==> flow/design.v <==
module control_unit(
    input clk, rst,
    output reg a_sel, b_sel, PP1_CE, PP2_CE, add, PR_CE, PI_CE
);
    parameter S1 = 3'b001,
              S2 = 3'b010,
              S3 = 3'b011,
              S4 = 3'b100,
              S5 = 3'b101;
    reg [2:0] state, next;
    always @(posedge clk or posedge rst) begin
        if (rst)
            state <= S1;
        else
            state <= next;
    end
    always @(*) begin
        next = S1;
        PP1_CE = 0;
        PP2_CE = 0;
        add = 0;
        PR_CE = 0;
        PI_CE = 0;
        a_sel = 0;
        b_sel = 0;
        case (state) 
            S1: begin
					if(!rst)
                next = S2;
                PP1_CE = 1;
            end
            S2: begin
                next = S3;
                a_sel = 1;
                b_sel = 1;					 
                PP2_CE = 1;
            end
            S3: begin
                next = S4;
                b_sel = 1;
                PP1_CE = 1;					
                add = 1;
                PR_CE = 1;
            end
            S4: begin
                next = S5;
                a_sel = 1;
                PP2_CE = 1;
            end
            S5: begin
                next = S1;
                PI_CE = 1;
            end
        endcase
    end
endmodule
module datapath(
    input clk, rst,
    input a_sel, b_sel, PP1_CE, PP2_CE, add, PR_CE, PI_CE,
    input [11:0] ar, ai, br, bi,
    output reg [23:0] Pr, Pi
);
    wire [11:0] a_mux, b_mux;
    reg [23:0] PP1, PP2, PPs;
    wire [23:0] pro;
    assign a_mux = a_sel ? ai : ar;
    assign b_mux = b_sel ? bi : br;
    assign pro = a_mux * b_mux;  
    always @(posedge clk or posedge rst) begin
        if (rst) begin
            PP1 <= 0;
            PP2 <= 0;
        end else begin
            if (PP1_CE) 
                PP1 <= pro;
            if (PP2_CE) 
                PP2 <= pro;
        end
    end
    always @(*) begin
        if (!add)
            PPs = PP1 + PP2;
        else
            PPs = PP1 - PP2;
    end
    always @(posedge clk or posedge rst) begin
        if (rst) begin
            Pr <= 0;
            Pi <= 0;
        end else begin
            if (PR_CE) 
                Pr <= PPs;
            if (PI_CE) 
                Pi <= PPs;
        end
    end
endmodule
module top(
    input rst, clk,
    input [11:0] ar, ai, br, bi,
    output [23:0] Pi, Pr
);
    wire PP1_CE, PP2_CE, a_sel, b_sel, add, PI_CE, PR_CE;
    control_unit uut1(
        .clk(clk),
        .rst(rst),
        .a_sel(a_sel),
        .b_sel(b_sel),
        .PP1_CE(PP1_CE),
        .PP2_CE(PP2_CE),
        .add(add),
        .PR_CE(PR_CE),
        .PI_CE(PI_CE)
    );
    datapath uut2(
        .clk(clk),
        .rst(rst),
        .a_sel(a_sel),
        .b_sel(b_sel),
        .PP1_CE(PP1_CE),
        .PP2_CE(PP2_CE),
        .add(add),
        .PR_CE(PR_CE),
        .PI_CE(PI_CE),
        .ar(ar),
        .ai(ai),
        .br(br),
        .bi(bi),
        .Pr(Pr),
        .Pi(Pi)
    );
endmodule
From RTL to reports: top:

What the tools print for top, step after step.
Lines are those of the file above, counted from 1.
Library cell names are shortened.
The mark - stands for no value.

* design top: top
* clock port: clk
* library: sky130hd
* corner: tt_025C_1v80

Word level:

Counts by Yosys on the flattened word-level netlist (proc, flatten, opt, wreduce; memories kept). Register bits leave out memories and registers merged into their read ports (data or address); mux counts leave out enables and synchronous resets folded into registers. Print and check cells are left out. Cells with the same type and inputs are merged into one.

* bits of input ports: 50
* output and inout bits: 48
* register bits: 99

* add/subtract/negate cells: 2
* multiplexer cells: 10
* reductions and logical operators: 3
* multiply operators: 1
* equal/unequal tests: 5

Operators by type and width (number)
* multiplier 12 x 12 -> 24 bit: 1
* adder 24 bit: 1
* subtractor 24 bit: 1
* 2-to-1 mux 24 bit: 1
* 2-to-1 mux 12 bit: 2
* parallel mux 3 bit (select 4 bit): 1
* OR reduction 2 bit: 3
* equality test 3 x 2 -> 1 bit with constant B: 2
* equality test 3 bit with constant B: 2
* 2-to-1 mux 1 bit: 5
* equality test 3 x 1 -> 1 bit with constant B: 1
* 2-to-1 mux 2 bit: 1

Longest topological paths:

Yosys ltp: most cells in a row. Word level: on the elaborated netlist, between registers, memories and ports. Mapped: between sequential cells and ports; inverters and the memories' decode and read muxes count.

* depth in word-level cells: 5
* ABC_AREA: 0
* mapped depth: 26
* depth with buffers taken out: 22

Mapped cells and area:

The flow's flattened synthesis, as Yosys stat reports it; memories are mapped. The netlist is that of the ABC_AREA named above (0 if unset); the other value can give another one.

* buffer cells: 39
* flip-flops: 101
* cell count: 1213
* mapped area: 0.0105714 mm²

Cell types
* dfrtp_1: number 100, total area 2502.4 µm²
* fa_1: number 101, total area 2.02E+03 µm²
* ha_1: number 86, total area 1.08E+03 µm²
* nand2_1: number 222, total area 833.299 µm²
* inv_1: number 159, total area 596.822 µm²
* mux2_2: number 50, total area 563.04 µm²
* a21oi_1: number 78, total area 390.374 µm²
* nor2_1: number 96, total area 360.346 µm²
* xnor2_1: number 41, total area 359.094 µm²
* mux2i_1: number 21, total area 210.202 µm²
* o21ai_0: number 39, total area 195.187 µm²
* clkbuf_1: number 32, total area 120.115 µm²
* nor3_1: number 20, total area 100.096 µm²
* xor2_1: number 11, total area 96.342 µm²
* o21a_1: number 11, total area 82.579 µm²
* o31ai_1: number 11, total area 82.579 µm²
* and2_1: number 13, total area 81.328 µm²
* a21o_1: number 10, total area 75.072 µm²

Not listed: further types 40, cells in them 112.
The figures by module come from a second, unflattened synthesis with its own total; it is not the netlist above.

* cell total of the unflattened synthesis: 1114
* area total of the unflattened synthesis: 0.0105188 mm²

Rows give one instance, submodules left out.

By module
* datapath: cells 1101, times used 1, area 0.0103412 mm²
* control_unit: cells 13, times used 1, area 0.0001777 mm²
* top: cells 0, times used 1, area 0 mm²

Worst setup path after synthesis:

Source: OpenSTA report_checks on the synthesized netlist (no wires, ideal clock, input and output delay 20% of the period each), path of least setup slack; recovery checks are left aside. Register names are those of the netlist, which keeps one name where synthesis merged equal registers.

* path kind: input-to-reg
* start: in br[4]
* end: reg uut2.PP2[16]
* stages on the path: 20
* delay of the path: 4.995 ns
* time at the first pin: 1.400 ns
* library setup time: 0.135 ns
* slack: 0.605 ns
* buffers on the path: 2
* data arrival time: 6.260 ns
* period: 7.0 ns
* period reached after synthesis: 6.395 ns

"delay of the path" is the arrival time less input delay plus setup time.
"stages on the path": output pins that drive a net of the path, with the launching flip-flop's if there is one; two outputs of one cell count as two.
"period reached after synthesis" = period - worst setup slack (recovery checks aside). The figure is calculated, with input and output delays left at 20% of the set period.
The rows between start and end are the longest chain of elaborated cells between them; the timing report does not say that the signal goes this way. Where chains are equally long, one stands for them.
Each line given opens the expression or statement behind the cell; cells for indexed reads and writes are added by Yosys, which also makes memories of some case tables.

* cells stage by stage: mux2_2 > clkbuf_1 > nand2_1 > fa_1 > inv_1 > fa_1 > fa_1 > fa_1 > inv_1 > fa_1 > inv_1 > ha_1 > clkbuf_1 > a21oi_1 > nand2_1 > a21o_1 > or3_1 > o21ai_0 > xor2_1 > o21ai_0
* length of the longest elaborated chain: 2
* elaborated cells between the ends (all ways): 2

Ends and longest elaborated chain, post-synthesis
* start: declaration: RTL line 100 `input [11:0] ar, ai, br, bi,`
* 2-to-1 mux 12 bit: RTL line 67 `assign b_mux = b_sel ? bi : br;`
* multiplier 12 x 12 -> 24 bit: RTL line 68 `assign pro = a_mux * b_mux;`
* end: assignment: RTL line 72 `PP2 <= 0;`
* end: assignment: RTL line 77 `PP2 <= pro;`
* end: declaration: RTL line 64 `reg [23:0] PP1, PP2, PPs;`

Timing after layout:

Path of least setup slack in the final report of run 1 (OpenROAD, finished layout, wires in). Where an end is a register, its clock arrival counts in the times.

* path kind: input-to-reg
* start: in br[9]
* end: reg uut2.PP2[16]
* stages on the path: 18
* period: 9.29 ns
* slack: 1.90 ns
* data arrival time: 7.59 ns
* library setup time: 0.15 ns
* time at the first pin: 1.86 ns
* buffers on the path: 1

The rows between start and end are the longest chain of elaborated cells between them; the timing report does not say that the signal goes this way. Where chains are equally long, one stands for them.

* cells stage by stage: clkdlybuf4s50_1 > mux2i_1 > nor2_1 > fa_1 > fa_1 > fa_1 > fa_1 > inv_1 > fa_1 > inv_1 > ha_1 > a21oi_1 > nand2_1 > a21o_1 > or3_1 > o21ai_0 > xor2_1 > o21ai_0
* length of the longest elaborated chain: 2
* elaborated cells between the ends (all ways): 2

Ends and longest elaborated chain, after layout
* start: declaration: RTL line 100 `input [11:0] ar, ai, br, bi,`
* 2-to-1 mux 12 bit: RTL line 67 `assign b_mux = b_sel ? bi : br;`
* multiplier 12 x 12 -> 24 bit: RTL line 68 `assign pro = a_mux * b_mux;`
* end: assignment: RTL line 72 `PP2 <= 0;`
* end: assignment: RTL line 77 `PP2 <= pro;`
* end: declaration: RTL line 64 `reg [23:0] PP1, PP2, PPs;`

==> results <==
6 stored runs of top in the flow (synthesis by Yosys, layout by OpenROAD, sky130hd cells), in arbitrary order. Constraints: input delay and output delay 20% of the set period each, output load 0.01 pF.
"reached clock period" = clock period - worst setup slack. The figure is calculated, with input and output delays left at 20% of the set period.
"critical setup path time" is the time allowed to the run's worst setup path (the clock period less input and output delay, where it has them) less its slack. Clock arrival times count: a late capture clock shortens it, a late launch clock lengthens it.

### Run 1

Settings: `CELL_PAD_IN_SITES_GLOBAL_PLACEMENT=1`, `CORE_UTILIZATION=40`, `CTS_CLUSTER_SIZE=100`, `GPL_ROUTABILITY_DRIVEN=1`, `HOLD_SLACK_MARGIN=0.23`, `PLACE_DENSITY_LB_ADDON=0.29`, `SETUP_SLACK_MARGIN=0.48`, `SLEW_MARGIN=5`, `period_ns=9.29`, `CAP_MARGIN=20`, `CORE_MARGIN=2`

- Netlist area reported by Yosys: 0.0105714 mm²
- Overall die area: 0.0277456 mm²
- Area of the standard cells in the finished layout: 0.0121792 mm²
- Utilization after routing: 46.9 %
- Smallest setup slack: 1.896 ns
- Post-route setup TNS: 0.000 ns
- Lowest hold slack: 0.460 ns
- Reached clock period: 7.394 ns
- Critical setup path time: 5.54 ns
- Critical path type: input-to-reg

### Run 2

Settings: `ABC_AREA=1`, `CAP_MARGIN=5`, `CELL_PAD_IN_SITES_GLOBAL_PLACEMENT=2`, `CORE_MARGIN=5`, `CORE_UTILIZATION=58`, `GPL_TIMING_DRIVEN=0`, `HOLD_SLACK_MARGIN=-0.07`, `MAX_ROUTING_LAYER=met5`, `PLACE_DENSITY_LB_ADDON=0.06`, `SLEW_MARGIN=0`, `TNS_END_PERCENT=45`, `period_ns=4.52`

Not finished: placement ended with error FLW-0024.

### Run 3

Settings: `ABC_AREA=1`, `CAP_MARGIN=40`, `CELL_PAD_IN_SITES_DETAIL_PLACEMENT=2`, `CELL_PAD_IN_SITES_GLOBAL_PLACEMENT=2`, `CORE_MARGIN=2`, `CORE_UTILIZATION=70`, `CTS_CLUSTER_DIAMETER=380`, `CTS_CLUSTER_SIZE=19`, `GPL_ROUTABILITY_DRIVEN=1`, `GPL_TIMING_DRIVEN=1`, `HOLD_SLACK_MARGIN=0.28`, `MAX_ROUTING_LAYER=met4`, `PLACE_DENSITY_LB_ADDON=0.05`, `SETUP_SLACK_MARGIN=1.26`, `TNS_END_PERCENT=55`, `period_ns=5.37`, `SLEW_MARGIN=20`

Not finished: placement ended with error FLW-0024.

### Run 4

Settings: `ABC_AREA=0`, `CAP_MARGIN=5`, `CORE_MARGIN=8`, `CORE_UTILIZATION=51`, `CTS_CLUSTER_DIAMETER=28`, `CTS_CLUSTER_SIZE=50`, `GPL_ROUTABILITY_DRIVEN=0`, `MIN_ROUTING_LAYER=met1`, `PLACE_DENSITY_LB_ADDON=0.07`, `SETUP_SLACK_MARGIN=0.68`, `period_ns=4.09`, `SLEW_MARGIN=20`

- Netlist area reported by Yosys: 0.0105714 mm²
- Overall die area: 0.0255904 mm²
- Area of the standard cells in the finished layout: 0.0155662 mm²
- Utilization after routing: 76.7 %
- Smallest setup slack: -1.435 ns
- Post-route setup TNS: -40.285 ns
- Lowest hold slack: 0.483 ns
- Reached clock period: 5.525 ns
- Critical setup path time: 5.53 ns
- Critical path type: reg-to-reg

### Run 5

Settings: `ABC_AREA=1`, `CELL_PAD_IN_SITES_GLOBAL_PLACEMENT=3`, `CORE_MARGIN=2`, `CORE_UTILIZATION=17`, `PLACE_DENSITY_LB_ADDON=0.05`, `SETUP_SLACK_MARGIN=0.58`, `TNS_END_PERCENT=55`, `period_ns=5.28`, `CAP_MARGIN=20`, `SLEW_MARGIN=20`

- Netlist area reported by Yosys: 0.0112595 mm²
- Overall die area: 0.0683064 mm²
- Area of the standard cells in the finished layout: 0.0166647 mm²
- Utilization after routing: 25.4 %
- Smallest setup slack: -0.030 ns
- Post-route setup TNS: -0.145 ns
- Lowest hold slack: 0.450 ns
- Reached clock period: 5.310 ns
- Critical setup path time: 5.31 ns
- Critical path type: reg-to-reg

### Run 6

Settings: `CORE_MARGIN=5`, `MAX_ROUTING_LAYER=met4`, `period_ns=7.0`, `CAP_MARGIN=20`, `CORE_UTILIZATION=40`, `SLEW_MARGIN=20`

- Netlist area reported by Yosys: 0.0105714 mm²
- Overall die area: 0.0297804 mm²
- Area of the standard cells in the finished layout: 0.012467 mm²
- Utilization after routing: 47.8 %
- Smallest setup slack: 0.419 ns
- Post-route setup TNS: 0.000 ns
- Lowest hold slack: 0.450 ns
- Reached clock period: 6.581 ns
- Critical setup path time: 5.18 ns
- Critical path type: input-to-reg
